==> flow/design.v <==
module ResonantLowPassFilter(
    input clk,
    input signed [15:0] audio_in,
    input signed [15:0] cutoff,
    input signed [15:0] resonance,
    input signed [15:0] gain,
    input reset_n,
    output reg signed [15:0] filtered_audio
);
    parameter [15:0] MAX_POS_VALUE = 16'h7FFF;
    parameter [15:0] MIN_NEG_VALUE = -16'h8000;
    reg signed [15:0] state;
    reg signed [15:0] feedback;
    reg signed [15:0] output_reg;
    reg signed [15:0] alpha;
    reg signed [15:0] beta;
    reg signed [15:0] gamma;
    wire signed [31:0] fb_prod  = $signed(state) * $signed(beta);
    wire signed [31:0] out_prod = $signed(state) * $signed(alpha);
    wire signed [16:0] fb_full  = fb_prod >>> 15;
    wire signed [16:0] out_full = out_prod >>> 15;
    wire signed [16:0] st_full  = $signed(audio_in) - $signed(feedback);
    wire signed [16:0] fa_full  = $signed(output_reg) + ($signed(gamma) >>> 1);
    function signed [15:0] sat17;
        input signed [16:0] v;
        begin
            if (v > $signed({MAX_POS_VALUE[15], MAX_POS_VALUE}))
                sat17 = $signed(MAX_POS_VALUE);
            else if (v < $signed({MIN_NEG_VALUE[15], MIN_NEG_VALUE}))
                sat17 = $signed(MIN_NEG_VALUE);
            else
                sat17 = v[15:0];
        end
    endfunction
    always @(posedge clk or negedge reset_n) begin
        if (!reset_n) begin
            state <= $signed(16'h0000);
            feedback <= $signed(16'h0000);
            output_reg <= $signed(16'h0000);
            alpha <= $signed(16'h0000);
            beta <= $signed(16'h0000);
            gamma <= $signed(16'h0000);
            filtered_audio <= $signed(16'h0000);
        end else begin
            alpha <= $signed(cutoff);
            beta <= $signed(resonance);
            gamma <= $signed(gain);
            feedback <= sat17(fb_full);
            state <= sat17(st_full);
            output_reg <= sat17(out_full);
            filtered_audio <= sat17(fa_full);  
        end
    end
endmodule
[Step by step through the tools: ResonantLowPassFilter]
The steps from the RTL of ResonantLowPassFilter to its reports follow in flow order.
Line numbers count from 1 in the design file above.
Cell names lack the library's common part.
The mark -- stands for no value.
Inputs
  design top: ResonantLowPassFilter
  clock: clk
  cell library: sky130hd
  corner: tt_025C_1v80

[Word level]
Source: Yosys, flattened and elaborated, memories not mapped. Widths are those after wreduce; folded enables and synchronous resets count as part of the registers. Registers that Yosys merges into a memory's read port (data or address) are not register bits. Print and check cells do not count. Equal cells are merged and count once.
Storage and ports
  memory bits (writable): 0
  memories: 0
  register bits: 112
  cells after elaboration: 27
  latch bits: 0
  clocked read ports x word width: 0
  bits in read-only memories: 0
Cells by class
  shifts and indexed selects: 0
  multiply operators: 2
  order comparisons: 8
  div/mod/pow operators: 0
  multiplexer cells: 8
  add/subtract/negate cells: 2
  eq/ne operators: 0
  bitwise operators: 0
  reductions and logical operators: 0
Operator list (number)
  multiplier 16 x 16 -> 32 bit: 2
  two-way mux 16 bit: 8
  > comparator 17 x 16 -> 1 bit (second input constant): 4
  < comparator 17 x 16 -> 1 bit (second input constant): 4
  adder 16 x 15 -> 17 bit: 1
  subtractor 16 x 16 -> 17 bit: 1

[Logic depth]
Yosys ltp: most cells in a row. Word level: on the elaborated netlist, between registers, memories and ports. Mapped: between sequential cells and ports; inverters and the memories' decode and read muxes count.
Depth
  depth in word-level cells: 4
  ABC_AREA: 0
  gate-level depth with buffers: 24

[Synthesis result]
The flow's flattened synthesis, as Yosys stat reports it; memories are mapped. The netlist is that of the ABC_AREA named above (0 if unset); the other value can give another one.
Synthesis totals
  flip-flop cells: 111
  sequential area: 2777.7 um^2
  cell area after synthesis: 23560.1 um^2
  standard cells after synthesis: 2444
Cell types
  fa_1: number 524, area in all 1.05E+04 um^2
  dfrtp_1: number 111, area in all 2.78E+03 um^2
  ha_1: number 190, area in all 2377.28 um^2
  inv_1: number 607, area in all 2.28E+03 um^2
  and2_1: number 244, area in all 1.53E+03 um^2
  nand2_1: number 265, area in all 994.704 um^2
  xnor2_1: number 51, area in all 446.678 um^2
  a21oi_1: number 72, area in all 360.346 um^2
  clkbuf_1: number 80, area in all 300.288 um^2
  nor2_1: number 51, area in all 191.434 um^2
  o21ai_0: number 36, area in all 180.173 um^2
  xor2_1: number 18, area in all 157.651 um^2
  o21a_1: number 17, area in all 127.622 um^2
  maj3_2: number 9, area in all 101.347 um^2
  nand2b_1: number 15, area in all 93.84 um^2
  nand3_1: number 17, area in all 85.082 um^2
  maj3_1: number 7, area in all 70.067 um^2
  a211oi_1: number 9, area in all 67.565 um^2
Other cell types: 45; their cells: 121.

[Path before layout]
Path of least setup slack by OpenSTA after synthesis, without wires, with an ideal clock, recovery checks aside; 20% of the period is set as input and as output delay. Where synthesis merged equal registers, the netlist keeps one of their names.
Path after synthesis
  path type: flip-flop to flip-flop
  from: reg state[15]
  to: reg feedback[13]
  delay of the path: 6.383 ns
  stages on the path: 22
  arrival: 6.258 ns
  path buffers: 2
  clock period: 7.0 ns
  required time: 6.875 ns
  path slack: 0.617 ns
  synthesis period reached: 6.383 ns
"delay of the path" is the arrival time less input delay plus setup time.
"stages on the path": output pins that drive a net of the path, with the launching flip-flop's if there is one; two outputs of one cell count as two.
"synthesis period reached" = period - worst setup slack (recovery checks aside). The figure is calculated, with input and output delays left at 20% of the set period.
Between the ends stands the longest chain of elaborated cells between them, by number of cells; it is not shown to be the way that was timed. Of several equally long chains one is given.
Each line given opens the expression or statement behind the cell; cells for indexed reads and writes are added by Yosys, which also makes memories of some case tables.
Between the ends, after synthesis
  path through: dfrtp_1 -> clkbuf_1 -> nand2_1 -> inv_1 -> fa_1 -> fa_1 -> fa_1 -> fa_1 -> fa_1 -> inv_1 -> fa_1 -> inv_1 -> ha_1 -> and3_1 -> nand2_1 -> o211ai_1 -> a21oi_1 -> o21ai_0 -> or3_1 -> mux2i_1 -> buf_2 -> o21ai_1
  length of the longest elaborated chain: 4
Ends and longest elaborated chain, after synthesis
  from (decl): line 12  | reg signed [15:0] state;
  from (assign): line 37  | state <= $signed(16'h0000);
  from (assign): line 49  | state <= sat17(st_full);
  multiplier 16 x 16 -> 32 bit: line 18  | wire signed [31:0] fb_prod  = $signed(state) * $signed(beta);
  < comparator 17 x 16 -> 1 bit: line 29  | else if (v < $signed({MIN_NEG_VALUE[15], MIN_NEG_VALUE}))
  two-way mux 16 bit: line 29
  two-way mux 16 bit: line 27  | if (v > $signed({MAX_POS_VALUE[15], MAX_POS_VALUE}))
  to (assign): line 38  | feedback <= $signed(16'h0000);
  to (assign): line 48  | feedback <= sat17(fb_full);
  to (decl): line 13  | reg signed [15:0] feedback;

[Timing after layout]
Path of least setup slack in the final report of entry A (OpenROAD, finished layout, wires in). Where an end is a register, its clock arrival counts in the times.
Path after layout
  path type: flip-flop to flip-flop
  from: reg state[3]
  to: reg feedback[10]
  arrival: 6.56 ns
  stages on the path: 22
  path buffers: 3
  required time: 5.14 ns
  clock period: 4.83 ns
  path slack: -1.42 ns
Between the ends stands the longest chain of elaborated cells between them, by number of cells; it is not shown to be the way that was timed. Of several equally long chains one is given.
Between the ends, after layout
  path through: dfrtp_2 -> buf_4 -> buf_4 -> and2_1 -> fa_1 -> fa_1 -> fa_1 -> fa_1 -> fa_1 -> inv_1 -> fa_1 -> inv_1 -> ha_4 -> and4_4 -> and3_1 -> inv_1 -> a211o_1 -> buf_4 -> a21o_1 -> o21ai_2 -> mux2_4 -> o31ai_4
  length of the longest elaborated chain: 4
Ends and longest elaborated chain, after layout
  from (decl): line 12  | reg signed [15:0] state;
  from (assign): line 37  | state <= $signed(16'h0000);
  from (assign): line 49  | state <= sat17(st_full);
  multiplier 16 x 16 -> 32 bit: line 18  | wire signed [31:0] fb_prod  = $signed(state) * $signed(beta);
  < comparator 17 x 16 -> 1 bit: line 29  | else if (v < $signed({MIN_NEG_VALUE[15], MIN_NEG_VALUE}))
  two-way mux 16 bit: line 29
  two-way mux 16 bit: line 27  | if (v > $signed({MAX_POS_VALUE[15], MAX_POS_VALUE}))
  to (assign): line 38  | feedback <= $signed(16'h0000);
  to (assign): line 48  | feedback <= sat17(fb_full);
  to (decl): line 13  | reg signed [15:0] feedback;

Add stored flow runs of ResonantLowPassFilter

Measured results for ResonantLowPassFilter: 4 stored runs of the Yosys and OpenROAD flow on sky130hd. The settings differ; the order carries no meaning. The constraints put input and output delay at 20% of the set period each and load the outputs with 0.01 pF.
"achieved clock period (ns)" = clock period - worst setup slack. The figure is calculated, with input and output delays left at 20% of the set period.
"worst setup path time (ns)" means the part of the period allowed to the worst setup path (the constraints hold back 20% at inputs and 20% at outputs) less its slack; where the path has registers, the arrival times of their clocks count too.

Flow files of entry A
==> flow/run.sh <==
#!/bin/bash
# the make line also repeats the synthesis and layout settings of config.mk as NAME=value (left out here)
make -C /OpenROAD-flow-scripts/flow DESIGN_CONFIG=/design/flow/config.mk WORK_HOME=/design/flow/orfs CLKGATE_MAP_FILE= finish
==> flow/config.mk <==
export PLATFORM = sky130hd
export DESIGN_NAME = ResonantLowPassFilter
export DESIGN_NICKNAME = ResonantLowPassFilter
export VERILOG_FILES = /design/flow/design.v
export SDC_FILE = /design/flow/constraint.sdc
export NUM_CORES = 4
export LEC_CHECK = 0
export CAP_MARGIN = 30
export CORE_MARGIN = 2
export CORE_UTILIZATION = 51
export MAX_ROUTING_LAYER = met5
export PLACE_DENSITY_LB_ADDON = 0.27
export SETUP_SLACK_MARGIN = 0.57
export SLEW_MARGIN = 20
==> flow/constraint.sdc <==
create_clock -name core_clock -period 4.83 [get_ports {clk}]
set_input_delay 0.9660 -clock core_clock [delete_from_list [all_inputs] [get_ports {clk}]]
set_output_delay 0.9660 -clock core_clock [all_outputs]
set_load 0.01 [all_outputs]

report of entry A
yosys chip area after synthesis (um^2): 23560.1
finish__design__die__area: 47932.5
finish__design__instance__area__stdcell: 28010.6
finish__design__instance__utilization: 0.6159
finish__timing__setup__ws: -1.422
finish__timing__setup__tns: -42.575
finish__timing__hold__ws: 0.553
achieved clock period (ns): 6.252
worst setup path time (ns): 6.25
worst setup path kind: flip-flop to flip-flop

Flow files of entry B
==> flow/run.sh <==
#!/bin/bash
# the make line also repeats the synthesis and layout settings of config.mk as NAME=value (left out here)
make -C /OpenROAD-flow-scripts/flow DESIGN_CONFIG=/design/flow/config.mk WORK_HOME=/design/flow/orfs CLKGATE_MAP_FILE= finish
==> flow/config.mk <==
export PLATFORM = sky130hd
export DESIGN_NAME = ResonantLowPassFilter
export DESIGN_NICKNAME = ResonantLowPassFilter
export VERILOG_FILES = /design/flow/design.v
export SDC_FILE = /design/flow/constraint.sdc
export NUM_CORES = 4
export LEC_CHECK = 0
export CAP_MARGIN = 20
export CORE_MARGIN = 5
export CORE_UTILIZATION = 34
export MIN_ROUTING_LAYER = met2
export PLACE_DENSITY_LB_ADDON = 0.02
export SLEW_MARGIN = 20
export TNS_END_PERCENT = 5
==> flow/constraint.sdc <==
create_clock -name core_clock -period 7.0 [get_ports {clk}]
set_input_delay 1.4000 -clock core_clock [delete_from_list [all_inputs] [get_ports {clk}]]
set_output_delay 1.4000 -clock core_clock [all_outputs]
set_load 0.01 [all_outputs]

report of entry B
yosys chip area after synthesis (um^2): 23560.1
finish__design__die__area: 74660.1
finish__design__instance__area__stdcell: 26517.9
finish__design__instance__utilization: 0.3860
finish__timing__setup__ws: 0.303
finish__timing__setup__tns: 0.000
finish__timing__hold__ws: 0.703
achieved clock period (ns): 6.697
worst setup path time (ns): 6.70
worst setup path kind: flip-flop to flip-flop

Flow files of entry C
==> flow/run.sh <==
#!/bin/bash
# the make line also repeats the synthesis and layout settings of config.mk as NAME=value (left out here)
make -C /OpenROAD-flow-scripts/flow DESIGN_CONFIG=/design/flow/config.mk WORK_HOME=/design/flow/orfs CLKGATE_MAP_FILE= finish
==> flow/config.mk <==
export PLATFORM = sky130hd
export DESIGN_NAME = ResonantLowPassFilter
export DESIGN_NICKNAME = ResonantLowPassFilter
export VERILOG_FILES = /design/flow/design.v
export SDC_FILE = /design/flow/constraint.sdc
export NUM_CORES = 4
export LEC_CHECK = 0
export CAP_MARGIN = 30
export CELL_PAD_IN_SITES_DETAIL_PLACEMENT = 2
export CORE_ASPECT_RATIO = 1.34
export CORE_MARGIN = 5
export CORE_UTILIZATION = 48
export CTS_CLUSTER_SIZE = 33
export GPL_TIMING_DRIVEN = 1
export MAX_ROUTING_LAYER = met5
export MIN_ROUTING_LAYER = met2
export PLACE_DENSITY_LB_ADDON = 0.03
export SETUP_SLACK_MARGIN = 3.06
export SLEW_MARGIN = 20
export TNS_END_PERCENT = 65
==> flow/constraint.sdc <==
create_clock -name core_clock -period 10.3 [get_ports {clk}]
set_input_delay 2.0600 -clock core_clock [delete_from_list [all_inputs] [get_ports {clk}]]
set_output_delay 2.0600 -clock core_clock [all_outputs]
set_load 0.01 [all_outputs]

report of entry C
yosys chip area after synthesis (um^2): 23560.1
finish__design__die__area: 53662.4
finish__design__instance__area__stdcell: 25430.6
finish__design__instance__utilization: 0.5210
finish__timing__setup__ws: 3.187
finish__timing__setup__tns: 0.000
finish__timing__hold__ws: 0.659
achieved clock period (ns): 7.113
worst setup path time (ns): 7.11
worst setup path kind: flip-flop to flip-flop

Flow files of entry D
==> flow/run.sh <==
#!/bin/bash
# the make line also repeats the synthesis and layout settings of config.mk as NAME=value (left out here)
make -C /OpenROAD-flow-scripts/flow DESIGN_CONFIG=/design/flow/config.mk WORK_HOME=/design/flow/orfs CLKGATE_MAP_FILE= finish
==> flow/config.mk <==
export PLATFORM = sky130hd
export DESIGN_NAME = ResonantLowPassFilter
export DESIGN_NICKNAME = ResonantLowPassFilter
export VERILOG_FILES = /design/flow/design.v
export SDC_FILE = /design/flow/constraint.sdc
export NUM_CORES = 4
export LEC_CHECK = 0
export ABC_AREA = 1
export CAP_MARGIN = 20
export CELL_PAD_IN_SITES_DETAIL_PLACEMENT = 0
export CORE_ASPECT_RATIO = 0.51
export CORE_MARGIN = 2
export CORE_UTILIZATION = 64
export CTS_CLUSTER_DIAMETER = 374
export CTS_CLUSTER_SIZE = 21
export PLACE_DENSITY_LB_ADDON = 0.28
export SETUP_SLACK_MARGIN = 0.55
export SLEW_MARGIN = 25
export TNS_END_PERCENT = 45
==> flow/constraint.sdc <==
create_clock -name core_clock -period 7.09 [get_ports {clk}]
set_input_delay 1.4180 -clock core_clock [delete_from_list [all_inputs] [get_ports {clk}]]
set_output_delay 1.4180 -clock core_clock [all_outputs]
set_load 0.01 [all_outputs]

report of entry D
yosys chip area after synthesis (um^2): 26021.2
finish__design__die__area: 42379.8
finish__design__instance__area__stdcell: 27933.0
finish__design__instance__utilization: 0.7004
finish__timing__setup__ws: 0.764
finish__timing__setup__tns: 0.000
finish__timing__hold__ws: 0.597
achieved clock period (ns): 6.326
worst setup path time (ns): 6.33
worst setup path kind: flip-flop to flip-flop
